==> flow/design.v <==
module FDIVIDER(
    input  logic ACLK,
    input  logic RESTN,
    output logic SCLK,
    output logic TICK    
);
logic [3:0]count;
assign TICK = (count == 4'd4) && !SCLK;
always_ff@(posedge ACLK)begin
    if(!RESTN)begin
        count <= 0;
        SCLK <= 0;
    end else begin
        if(count == 4'd4)begin
            count <= 0;
            SCLK <= ~SCLK;
        end else begin
            count <= count +1;
        end
    end
end
endmodule
module FIFO_MANAGER(
    input logic Tx_full,
    input logic SS_full,
    input logic Tx_empty,
    input logic SS_empty,
    output logic FREADY_full,
    output logic FREADY_empty
);
always_comb begin : Full_empty_block
    if(Tx_full | SS_full)begin
        FREADY_full = 0;
    end else begin
        FREADY_full = 1;
    end
    if(Tx_empty | SS_empty) begin
        FREADY_empty = 0;
    end else begin
        FREADY_empty = 1;
    end
end
endmodule
module Async_Tx_FIFO #(
    parameter DATA_WIDTH = 32,
    parameter ADDR_WIDTH = 4  
)(
    input  logic [DATA_WIDTH-1:0] data_in,
    input  logic wr_en,
    input  logic rd_en,
    input  logic ACLK,    
    input  logic SCLK,    
    input  logic rst_n,
    output logic [DATA_WIDTH-1:0] data_out,
    output logic empty,
    output logic full
);
    logic [DATA_WIDTH-1:0] mem [0:(1<<ADDR_WIDTH)-1];
    logic [ADDR_WIDTH:0] wr_ptr_bin, rd_ptr_bin;
    logic [ADDR_WIDTH:0] wr_ptr_gry, rd_ptr_gry;
    logic [ADDR_WIDTH:0] wr_ptr_sync1, wr_ptr_sync2;
    logic [ADDR_WIDTH:0] rd_ptr_sync1, rd_ptr_sync2;
    always_ff @(posedge ACLK) begin
        if (!rst_n) begin
            wr_ptr_bin <= 0;
            wr_ptr_gry <= 0;
        end else if (wr_en && !full) begin
            wr_ptr_bin <= wr_ptr_bin + 1;
            wr_ptr_gry <= ((wr_ptr_bin + 1) >> 1) ^ (wr_ptr_bin + 1);
        end
    end
    always_ff @(posedge ACLK) begin
        if (rst_n && wr_en && !full)
            mem[wr_ptr_bin[ADDR_WIDTH-1:0]] <= data_in;
    end
    always_ff @(posedge ACLK) begin
        if (!rst_n) begin
            rd_ptr_bin <= 0;
            rd_ptr_gry <= 0;
            data_out   <= 0;
        end else if (SCLK && rd_en && !empty) begin
            rd_ptr_bin <= rd_ptr_bin + 1;
            rd_ptr_gry <= ((rd_ptr_bin + 1) >> 1) ^ (rd_ptr_bin + 1);
            data_out   <= mem[rd_ptr_bin[ADDR_WIDTH-1:0]];
        end
    end
    always_ff @(posedge ACLK) begin
        if (!rst_n) begin
            wr_ptr_sync1 <= 0;
            wr_ptr_sync2 <= 0;
        end else if (SCLK) begin
            wr_ptr_sync1 <= wr_ptr_gry;
            wr_ptr_sync2 <= wr_ptr_sync1;
        end
    end
    always_ff @(posedge ACLK) begin
        if (!rst_n) begin
            rd_ptr_sync1 <= 0;
            rd_ptr_sync2 <= 0;
        end else begin
            rd_ptr_sync1 <= rd_ptr_gry;
            rd_ptr_sync2 <= rd_ptr_sync1;
        end
    end
    assign empty = (wr_ptr_sync2 == rd_ptr_gry);
    assign full  = (wr_ptr_gry == {~rd_ptr_sync2[ADDR_WIDTH:ADDR_WIDTH-1], rd_ptr_sync2[ADDR_WIDTH-2:0]});
endmodule
module Async_SS_FIFO #(
    parameter DATA_WIDTH = 32,
    parameter ADDR_WIDTH = 4  
)(
    input  logic [DATA_WIDTH-1:0] data_in,
    input  logic wr_en,
    input  logic rd_en,
    input  logic ACLK,    
    input  logic SCLK,    
    input  logic rst_n,
    output logic [DATA_WIDTH-1:0] data_out,
    output logic empty,
    output logic full
);
    logic [DATA_WIDTH-1:0] mem [0:(1<<ADDR_WIDTH)-1];
    logic [ADDR_WIDTH:0] wr_ptr_bin, rd_ptr_bin;
    logic [ADDR_WIDTH:0] wr_ptr_gry, rd_ptr_gry;
    logic [ADDR_WIDTH:0] wr_ptr_sync1, wr_ptr_sync2;
    logic [ADDR_WIDTH:0] rd_ptr_sync1, rd_ptr_sync2;
    always_ff @(posedge ACLK) begin
        if (!rst_n) begin
            wr_ptr_bin <= 0;
            wr_ptr_gry <= 0;
        end else if (wr_en && !full) begin
            wr_ptr_bin <= wr_ptr_bin + 1;
            wr_ptr_gry <= ((wr_ptr_bin + 1) >> 1) ^ (wr_ptr_bin + 1);
        end
    end
    always_ff @(posedge ACLK) begin
        if (rst_n && wr_en && !full)
            mem[wr_ptr_bin[ADDR_WIDTH-1:0]] <= data_in;
    end
    always_ff @(posedge ACLK) begin
        if (!rst_n) begin
            rd_ptr_bin <= 0;
            rd_ptr_gry <= 0;
            data_out   <= 0;
        end else if (SCLK && rd_en && !empty) begin
            rd_ptr_bin <= rd_ptr_bin + 1;
            rd_ptr_gry <= ((rd_ptr_bin + 1) >> 1) ^ (rd_ptr_bin + 1);
            data_out   <= mem[rd_ptr_bin[ADDR_WIDTH-1:0]];
        end
    end
    always_ff @(posedge ACLK) begin
        if (!rst_n) begin
            wr_ptr_sync1 <= 0;
            wr_ptr_sync2 <= 0;
        end else if (SCLK) begin
            wr_ptr_sync1 <= wr_ptr_gry;
            wr_ptr_sync2 <= wr_ptr_sync1;
        end
    end
    always_ff @(posedge ACLK) begin
        if (!rst_n) begin
            rd_ptr_sync1 <= 0;
            rd_ptr_sync2 <= 0;
        end else begin
            rd_ptr_sync1 <= rd_ptr_gry;
            rd_ptr_sync2 <= rd_ptr_sync1;
        end
    end
    assign empty = (wr_ptr_sync2 == rd_ptr_gry);
    assign full  = (wr_ptr_gry == {~rd_ptr_sync2[ADDR_WIDTH:ADDR_WIDTH-1], rd_ptr_sync2[ADDR_WIDTH-2:0]});
endmodule
module AXI_SLAVE(
    input logic ACLK,
    input logic ARESETN,
    input logic [31:0]AWADDR,
    input logic AWVALID,
    output logic AWREADY,
    input logic [31:0]WDATA,
    input logic WVALID,
    output logic WREADY,
    output logic[1:0]BRESP,
    output logic BVALID,
    input logic BREADY,
    input logic FREADY_full,
    output logic wr_en,
    output logic[31:0]Tx_data_out,
    output logic[31:0]SS_data_out
);
 localparam logic [31:0] Tx_address = 32'h0;
 localparam logic [31:0] SS_address = 32'h2;
 typedef enum logic[1:0]{
    IDEAL,
    DECODE,
    EXECUTE
 } state_t;
typedef enum logic{
    START,
    OK
}phase_t;
logic ready;
logic [31:0]data_buffer_1;
logic [31:0]addr_buffr;
state_t state;
phase_t phase;
logic AWalrt;
logic Walrt;
always_ff@(posedge ACLK)begin : AXI_SLAVE
    if(!ARESETN)begin
        wr_en <= 0;
        state <= IDEAL;
        BRESP <= 2'b00;
        BVALID <= 0;
        Tx_data_out <= 0;
        SS_data_out <= 0;
    end else begin
        wr_en <= 0;
        case(state)
            IDEAL: begin
                BRESP <= 2'b00;
                if(ready) begin
                    state <= DECODE;
                end
            end
            DECODE:begin
                BRESP <= 2'b00;
                case(addr_buffr)
                    Tx_address: begin
                        Tx_data_out <= data_buffer_1;
                        BRESP <= 2'b00;
                    end
                    SS_address: begin
                        SS_data_out <= data_buffer_1;
                        BRESP <= 2'b00;
                    end
                    default: begin
                        BRESP <= 2'b10;
                    end
                endcase
                if(BVALID & BREADY) begin
                    BVALID <= 0;
                    state <= EXECUTE;
                end else begin
                    BVALID <= 1;
                end
            end
            EXECUTE:begin
                BVALID <= 0;
                wr_en <= (addr_buffr == Tx_address);  
                state <= IDEAL;
                BRESP <= 2'b00;
            end
            default: state <= IDEAL;
        endcase
    end
end
always_ff@(posedge ACLK)begin : handshake_block
    if(!ARESETN)begin
        phase <= START;
        ready <= 0;
        AWalrt <= 0;
        Walrt <= 0;
    end else begin
        case(phase)
            START:begin
                if(AWVALID & AWREADY) begin
                    AWalrt <= 1;  
                    addr_buffr <= AWADDR;
                 end
                if(WVALID & WREADY)begin
                    Walrt <= 1;     
                    data_buffer_1 <= WDATA;
                end
                if(AWalrt & Walrt) begin    
                ready <= 1; 
                phase <= OK;
                end
            end
            OK:begin
                ready <= 0;
                AWalrt <= 0;
                Walrt <= 0;
                if(BVALID & BREADY) begin  
                    phase <= START; 
                end
            end
        endcase
    end
end
always_comb begin : ready_block
    if(FREADY_full && (phase == START) && (state == IDEAL) && !wr_en)begin
        AWREADY = !AWalrt;
        WREADY = !Walrt;
    end else begin
        AWREADY = 0;
        WREADY = 0;
    end
end
endmodule
module DATA_BUFFER(
    input logic[31:0] din_1,
    input logic[31:0]din_2,
    input logic go,
    input logic ACLK,
    input logic SCLK,
    input logic ARESETN,
    input logic SRESP,
    output logic DREADY,
    output logic [33:0]dout
);
typedef enum logic[2:0]{
    IDEAL,
    WAIT_FIFO,
    FETCH,
    CONCATENATE,
    VALIDATE
} state_t;
logic [31:0] SS_buffer_1;
logic [1:0] SS_buffer_2;
state_t state;
always_ff@(posedge ACLK) begin : data_fetch_block
    if(!ARESETN)begin
        state <= IDEAL;
        DREADY <= 0;
    end else if(SCLK) begin
        case(state)
            IDEAL:begin
                DREADY <= 0;
                if(go) begin
                    state <= WAIT_FIFO;
                end
            end
            WAIT_FIFO: begin
                state <= FETCH;
            end
            FETCH:begin
                SS_buffer_1 <= din_1;
                SS_buffer_2 <= din_2[1:0];
                state <= CONCATENATE;
            end
            CONCATENATE:begin
                dout <= {SS_buffer_2,SS_buffer_1};
                state <= VALIDATE;
                DREADY <= 1;
            end
            VALIDATE:begin
                if(DREADY & SRESP)begin
                    state <= IDEAL;
                end
            end
            default: state <= IDEAL;
        endcase
    end
end
endmodule
module SPI_MASTER(
    input logic ACLK,
    input logic FSCLK,
    input logic FTICK,
    input logic ARESETN,
    input logic FREADY_empty,
    input logic DREADY,
    input logic [33:0] din,
    output logic go,
    output logic SRESP,
    output logic rd_en,
    output logic[1:0]SS,
    output logic MOSI,
    output logic SCLK,
    input logic MISO
);
typedef enum logic[2:0]{
    IDEAL,
    WAIT_FIFO,
    FETCH,
    START,
    DONE,
    VALIDATE
} state_t;
logic [5:0]count;
logic [31:0] data_buffer_3;
logic [1:0] data_buffer_4;
state_t state;
assign SCLK = (state == START && count != 6'd0) ? FSCLK : 0;
always_ff@(posedge ACLK) begin : main_FSM_block
    if(!ARESETN)begin
        state <= IDEAL;
        count <= 0;
        rd_en <= 0;
        go <= 0;
        SRESP <= 0;
        SS <= 0;
        MOSI <= 0;
    end else if(FTICK) begin
        case(state)
            IDEAL:begin
                go <= 0;
                if(FREADY_empty)begin
                    go <= 1;
                    rd_en <= 1;
                    state <= WAIT_FIFO;
                    count <= 0;
                end
            end
            WAIT_FIFO:begin
                rd_en <= 0;
                go <= 0;
                state <=FETCH;
            end
            FETCH:begin
                if(DREADY) begin
                    data_buffer_3 <= din[31:0];
                    data_buffer_4 <= din[33:32];
                    SS <= din[33:32];
                    state <= START;
                end
            end
            START:begin
                if(count == 6'd32) begin
                    state <= DONE;
                end else begin
                    if(DREADY) begin
                        MOSI <= data_buffer_3[31];
                        data_buffer_3 <= {data_buffer_3[30:0],1'b0};
                        count <= count +1;
                    end
                end
            end
            DONE: begin
                SRESP <= 1;
                state <= VALIDATE;
            end
            VALIDATE:begin
                SRESP <= 0;
                state <= IDEAL;
            end
            default: state <= IDEAL;
        endcase
    end
end
endmodule
module Module_Wrapper (
    input logic ACLK,
    input logic ARESETN,
    input  logic [31:0] AWADDR,
    input  logic AWVALID,
    output logic AWREADY,
    input  logic [31:0] WDATA,
    input  logic WVALID,
    output logic WREADY,
    output logic [1:0] BRESP,
    output logic BVALID,
    input  logic BREADY,
    output logic [1:0] SS,
    output logic MOSI,
    output logic SCLK,
    input  logic MISO
);
    logic sclk_int, sclk_tick;
    logic fready_full, fready_empty;
    logic wr_en, rd_en;
    logic [31:0] tx_data_bus, ss_data_bus;
    logic [31:0] fifo_tx_out, fifo_ss_out;
    logic [33:0] data_to_master;
    logic go, dready, sresp;
    logic tx_full, tx_empty, ss_full, ss_empty;
    FDIVIDER fdiv_inst (
        .ACLK(ACLK),
        .RESTN(ARESETN),
        .SCLK(sclk_int),
        .TICK(sclk_tick)
    );
    AXI_SLAVE axi_inst (
        .ACLK(ACLK),
        .ARESETN(ARESETN),
        .AWADDR(AWADDR), .AWVALID(AWVALID), .AWREADY(AWREADY),
        .WDATA(WDATA), .WVALID(WVALID), .WREADY(WREADY),
        .BRESP(BRESP), .BVALID(BVALID), .BREADY(BREADY),
        .FREADY_full(fready_full),
        .wr_en(wr_en),
        .Tx_data_out(tx_data_bus),
        .SS_data_out(ss_data_bus)
    );
    Async_Tx_FIFO tx_fifo_inst (
        .ACLK(ACLK),
        .SCLK(sclk_tick),
        .rst_n(ARESETN),
        .data_in(tx_data_bus),
        .wr_en(wr_en),
        .rd_en(rd_en),
        .data_out(fifo_tx_out),
        .full(tx_full),
        .empty(tx_empty)
    );
    Async_SS_FIFO ss_fifo_inst (
        .ACLK(ACLK),
        .SCLK(sclk_tick),
        .rst_n(ARESETN),
        .data_in(ss_data_bus),
        .wr_en(wr_en),
        .rd_en(rd_en),
        .data_out(fifo_ss_out),
        .full(ss_full),
        .empty(ss_empty)
    );
    FIFO_MANAGER fifo_mgmt_inst (
        .Tx_full(tx_full), .SS_full(ss_full),
        .Tx_empty(tx_empty), .SS_empty(ss_empty),
        .FREADY_full(fready_full), .FREADY_empty(fready_empty)
    );
    DATA_BUFFER dbuff_inst (
        .din_1(fifo_tx_out), .din_2(fifo_ss_out),
        .go(go), .ACLK(ACLK), .SCLK(sclk_tick), .ARESETN(ARESETN),
        .SRESP(sresp), .DREADY(dready),
        .dout(data_to_master)
    );
    SPI_MASTER master_inst (
        .ACLK(ACLK), .FSCLK(sclk_int), .FTICK(sclk_tick), .ARESETN(ARESETN),
        .FREADY_empty(fready_empty),
        .DREADY(dready), .din(data_to_master),
        .go(go), .SRESP(sresp), .rd_en(rd_en),
        .SS(SS), .MOSI(MOSI), .SCLK(SCLK), .MISO(MISO)
    );
endmodule
# Tool chain data of Module_Wrapper
# Tool output for the design above, in the order of the flow.
# Lines are those of the file above, counted from 1.
# Cell names lack the library's common part.
# A cell with - has no value.
# inputs
top,Module_Wrapper
clock_port,ACLK
library,sky130hd
pvt_corner,tt_025C_1v80

# Elaborated design
# Source: Yosys, flattened and elaborated, memories not mapped. Widths are those after wreduce. Registers that Yosys merges into a memory's read port (data or address) are not register bits. Print and check cells do not count.
# Yosys's memory passes give these memory sizes; they may raise the number of words (mostly to a power of two), join words into wider ones and drop unused or constant bits.
# op_classes
addsub,6
eq_ne,30
muxes,46
bitwise,17
reduce_logical,56
# op_table
cell,count
two-way mux 32 bit,5
case mux 32 bit (select 2 bit),1
equality test 32 x 2 -> 1 bit (second input constant),1
zero test 32 bit,1
case mux 3 bit (select 5 bit),2
adder 5 x 1 -> 6 bit (second input constant),4
AND reduction 3 bit,7
equality test 5 bit,4
XOR 5 bit,4
two-way mux 6 bit,3
case mux 1 bit (select 2 bit),9
inequality test 2 x 1 -> 1 bit (second input constant),8
two-way mux 3 bit,5
AND reduction 2 bit,7
nonzero test 2 bit,7
logical AND 1 bit,13
two-way mux 1 bit,13
equality test 3 x 2 -> 1 bit (second input constant),4
case mux 6 bit (select 2 bit),1
zero test 1 bit,10
equality test 3 bit (second input constant),3
inequality test 2 bit (second input constant),4
AND reduction 4 bit,2
case mux 2 bit (select 2 bit),2
two-way mux 4 bit,2
OR reduction 2 bit,3
equality test 3 x 1 -> 1 bit (second input constant),2
zero test 3 bit,2
# Other operator kinds: 15; their cells: 26.
# bits
register_bits,342
ram_bits,1024
clocked_rd_ports_x_width,64
n_memories,2
input_bits,70
output_inout_bits,9
wordCells,200
# memory_table
name,words,word_bits,rd,wr,line_no,text
ss_fifo_inst.mem,16,32,1,1,122,logic [DATA_WIDTH-1:0] mem [0:(1<<ADDR_WIDTH)-1];
tx_fifo_inst.mem,16,32,1,1,58,logic [DATA_WIDTH-1:0] mem [0:(1<<ADDR_WIDTH)-1];

# Depth
# Longest topological path by Yosys (ltp), each cell counted once; first at word level (registers and memories cut), then after technology mapping (sequential cells cut; the memories' decode and read muxes count).
# depth
word_depth,11
abc_area,0
depth_mapped,10
mapped_depth_nobuf,7

# Netlist
# Source: synth_stat.txt of the flow (Yosys; design flattened, memories mapped). It holds for the ABC_AREA given above (unset counts as 0); a run with the other value may have another netlist.
# Totals and module areas in this step are rounded.
# synth_totals
stdcells,1913
yosys_area_um2,33900
seqArea_um2,25000
flip_flops,895
n_buf,112
# by_type
cell_type,count,area_total_um2
edfxtp_1,708,2.13E+04
dfxtp_1,187,3743.59
mux4_2,136,3.06E+03
mux2i_1,94,940.902
nand2_1,128,480.461
nor2b_1,66,412.896
mux2_2,31,349.085
xnor2_1,38,332.819
a21boi_0,39,292.781
a22o_1,32,280.269
a22oi_1,35,262.752
o21ai_0,45,225.216
and2_1,34,212.704
clkbuf_1,56,210.202
ha_1,14,175.168
nand3_1,30,150.144
buf_2,23,115.11
nor2_1,28,105.101
# Other cell types: 43; their cells: 189.
# By module: a second synthesis without flattening, with its own total; a netlist apart from the flattened one above.
# hier_totals
cells_unflattened,3087
area_unflattened_um2,54800
# Each row is one instance without its submodules.
# modules
module,instances,n_cells,area_um2,seq_area_um2
Async_SS_FIFO,1,1218,22600,16800
Async_Tx_FIFO,1,1218,22600,16800
AXI_SLAVE,1,363,4850,3400
DATA_BUFFER,1,92,2300,2160
SPI_MASTER,1,170,2220,1320
FDIVIDER,1,24,238,100
FIFO_MANAGER,1,2,7.5,0.0
Module_Wrapper,1,0,0.0,0.0

# Path before layout
# Path of least setup slack by OpenSTA after synthesis, without wires, with an ideal clock, recovery checks aside; 20% of the period is set as input and as output delay. Where synthesis merged equal registers, the netlist keeps one of their names.
# synth_path
path_type,in2reg
from,in ARESETN
to,mem tx_fifo_inst.mem[3][0]
period_ns,7.0
input_delay_ns,1.400
setup_time_ns,0.501
launch_ns,1.400
arrival_time_ns,5.206
required_time_ns,6.499
setup_slack_ns,1.293
path_delay_ns,4.307
stages,4
n_path_buf,2
period_less_setup_slack_ns,5.707
# "path_delay_ns" = arrival - input delay + setup time.
# "stages": output pins that drive a net of the path, with the launching flip-flop's if there is one; two outputs of one cell count as two.
# "period_less_setup_slack_ns" is the clock period less the worst setup slack; recovery checks do not enter. This is arithmetic on one report: input and output delays are still those of the set period (20% each).
# Between the ends stands the longest chain of elaborated cells between them, by number of cells; it is not shown to be the way that was timed. Of several equally long chains one is given.
# A line is the first line of the expression or statement that the cell stems from. Yosys adds cells for indexed reads and writes and turns some case tables into memories.
# Only ways into the end's enable, where the timed path ends, are counted here.
# synth_between
path_cell_list,clkbuf_1 clkbuf_1 nand2_1 nor4_1
elab_chain_cells,3
cells_between,4
cone_classes,mux: 2; reduce/logical: 2
# synth_lines
item,line_no,text
start: declaration,443,"input logic ARESETN,"
logical AND 1 bit x2,73,if (rst_n && wr_en && !full)
two-way mux 4 bit,73,
end: declaration,58,logic [DATA_WIDTH-1:0] mem [0:(1<<ADDR_WIDTH)-1];

# Worst path after layout
# From the final timing report of flow run A: the path of least setup slack in the routed layout; clock arrival at registers is part of the times.
# layout_path
path_type,reg2out
from,reg master_inst.count[0]
to,out SCLK
period_ns,2.64
output_delay_ns,0.53
launch_ns,0.64
arrival_time_ns,2.00
required_time_ns,2.11
setup_slack_ns,0.11
stages,6
n_path_buf,1
# Between the ends stands the longest chain of elaborated cells between them, by number of cells; it is not shown to be the way that was timed. Of several equally long chains one is given.
# A register here has more assigning lines than the two given.
# layout_between
path_cell_list,dfxtp_1 inv_1 ha_1 nor4b_2 a21oi_1 dlygate4sd2_1
elab_chain_cells,3
cells_between,3
lines_between,1
cone_classes,mux: 1; reduce/logical: 2
# layout_lines
item,line_no,text
start: declaration,379,logic [5:0]count;
start: assignment,387,count <= 0;
start: assignment,424,count <= count +1;
nonzero test 6 bit,383,assign SCLK = (state == START && count != 6'd0) ? FSCLK : 0;
logical AND 1 bit,383,
two-way mux 1 bit,383,
end: declaration,455,"output logic SCLK,"

Wiki page: Module_Wrapper / flow data

Settings and measured results of 3 stored flow runs for module Module_Wrapper (sky130hd), not sorted in any way. The constraints put input and output delay at 20% of the set period each and load the outputs with 0.01 pF.
"timing.achieved_period_ns" is the run's clock period less its worst setup slack. It is reckoned from that one timing run; input and output delays stay at 20% of the period that was set.
"worst_setup_path_time_ns" means the part of the period allowed to the worst setup path (the constraints hold back 20% at inputs and 20% at outputs) less its slack; where the path has registers, the arrival times of their clocks count too.
"power.total_uw": no workload was simulated; the value follows from the tool's default switching activity.
Results are given in rounded form.

Flow run A, flow files:
==> flow/run.sh <==
#!/bin/bash
# the make line also repeats the synthesis and layout settings of config.mk as NAME=value (left out here)
make -C /OpenROAD-flow-scripts/flow DESIGN_CONFIG=/design/flow/config.mk WORK_HOME=/design/flow/orfs CLKGATE_MAP_FILE= finish
==> flow/config.mk <==
export PLATFORM = sky130hd
export DESIGN_NAME = Module_Wrapper
export DESIGN_NICKNAME = Module_Wrapper
export VERILOG_FILES = /design/flow/design.v
export SDC_FILE = /design/flow/constraint.sdc
export NUM_CORES = 4
export LEC_CHECK = 0
export CAP_MARGIN = 20
export CELL_PAD_IN_SITES_DETAIL_PLACEMENT = 1
export CELL_PAD_IN_SITES_GLOBAL_PLACEMENT = 0
export CORE_MARGIN = 7
export CORE_UTILIZATION = 47
export CTS_CLUSTER_DIAMETER = 356
export GPL_ROUTABILITY_DRIVEN = 0
export MIN_ROUTING_LAYER = met2
export SLEW_MARGIN = 20
==> flow/constraint.sdc <==
create_clock -name core_clock -period 2.64 [get_ports {ACLK}]
set_input_delay 0.5280 -clock core_clock [delete_from_list [all_inputs] [get_ports {ACLK}]]
set_output_delay 0.5280 -clock core_clock [all_outputs]
set_load 0.01 [all_outputs]

==> results of flow run A, as CSV <==
result,value
worst_setup_path_time_ns,2.00
critical_path_type,"reg2out"
final_util_pct,55.6
total_negative_slack_ns,0.000
hold_ws_ns,0.330
power.total_uw,28900
final_die_area_um2,79700
final_setup_ws_ns,0.108
timing.achieved_period_ns,2.532
post_route_stdcell_area_um2,39700
synth_area_um2,33900

Flow run B, flow files:
==> flow/run.sh <==
#!/bin/bash
# the make line also repeats the synthesis and layout settings of config.mk as NAME=value (left out here)
make -C /OpenROAD-flow-scripts/flow DESIGN_CONFIG=/design/flow/config.mk WORK_HOME=/design/flow/orfs CLKGATE_MAP_FILE= finish
==> flow/config.mk <==
export PLATFORM = sky130hd
export DESIGN_NAME = Module_Wrapper
export DESIGN_NICKNAME = Module_Wrapper
export VERILOG_FILES = /design/flow/design.v
export SDC_FILE = /design/flow/constraint.sdc
export NUM_CORES = 4
export LEC_CHECK = 0
export CAP_MARGIN = 20
export CORE_MARGIN = 2
export CORE_UTILIZATION = 40
export MAX_ROUTING_LAYER = met4
export MIN_ROUTING_LAYER = met2
export SLEW_MARGIN = 20
==> flow/constraint.sdc <==
create_clock -name core_clock -period 3.4 [get_ports {ACLK}]
set_input_delay 0.6800 -clock core_clock [delete_from_list [all_inputs] [get_ports {ACLK}]]
set_output_delay 0.6800 -clock core_clock [all_outputs]
set_load 0.01 [all_outputs]

==> results of flow run B, as CSV <==
result,value
worst_setup_path_time_ns,2.52
critical_path_type,"reg2out"
synth_area_um2,33900
post_route_stdcell_area_um2,39500
timing.achieved_period_ns,3.202
power.total_uw,22400
final_die_area_um2,87000
total_negative_slack_ns,0.000
final_setup_ws_ns,0.198
final_util_pct,47.1
hold_ws_ns,0.403

Flow run C, flow files:
==> flow/run.sh <==
#!/bin/bash
# the make line also repeats the synthesis and layout settings of config.mk as NAME=value (left out here)
make -C /OpenROAD-flow-scripts/flow DESIGN_CONFIG=/design/flow/config.mk WORK_HOME=/design/flow/orfs CLKGATE_MAP_FILE= finish
==> flow/config.mk <==
export PLATFORM = sky130hd
export DESIGN_NAME = Module_Wrapper
export DESIGN_NICKNAME = Module_Wrapper
export VERILOG_FILES = /design/flow/design.v
export SDC_FILE = /design/flow/constraint.sdc
export NUM_CORES = 4
export LEC_CHECK = 0
export ABC_AREA = 1
export CAP_MARGIN = 20
export CELL_PAD_IN_SITES_DETAIL_PLACEMENT = 1
export CELL_PAD_IN_SITES_GLOBAL_PLACEMENT = 3
export CORE_MARGIN = 10
export CORE_UTILIZATION = 40
export CTS_CLUSTER_SIZE = 27
export GPL_ROUTABILITY_DRIVEN = 0
export GPL_TIMING_DRIVEN = 1
export HOLD_SLACK_MARGIN = 0.08
export MAX_ROUTING_LAYER = met4
export MIN_ROUTING_LAYER = met1
export PLACE_DENSITY_LB_ADDON = 0.01
export SETUP_SLACK_MARGIN = 0.22
export SLEW_MARGIN = 20
export TNS_END_PERCENT = 35
==> flow/constraint.sdc <==
create_clock -name core_clock -period 5.94 [get_ports {ACLK}]
set_input_delay 1.1880 -clock core_clock [delete_from_list [all_inputs] [get_ports {ACLK}]]
set_output_delay 1.1880 -clock core_clock [all_outputs]
set_load 0.01 [all_outputs]

==> results of flow run C, as CSV <==
result,value
final_setup_ws_ns,2.16
final_die_area_um2,99000
post_route_stdcell_area_um2,39800
worst_setup_path_time_ns,2.59
critical_path_type,"reg2out"
power.total_uw,13100
timing.achieved_period_ns,3.777
final_util_pct,46.5
hold_ws_ns,0.417
total_negative_slack_ns,0.000
synth_area_um2,34700
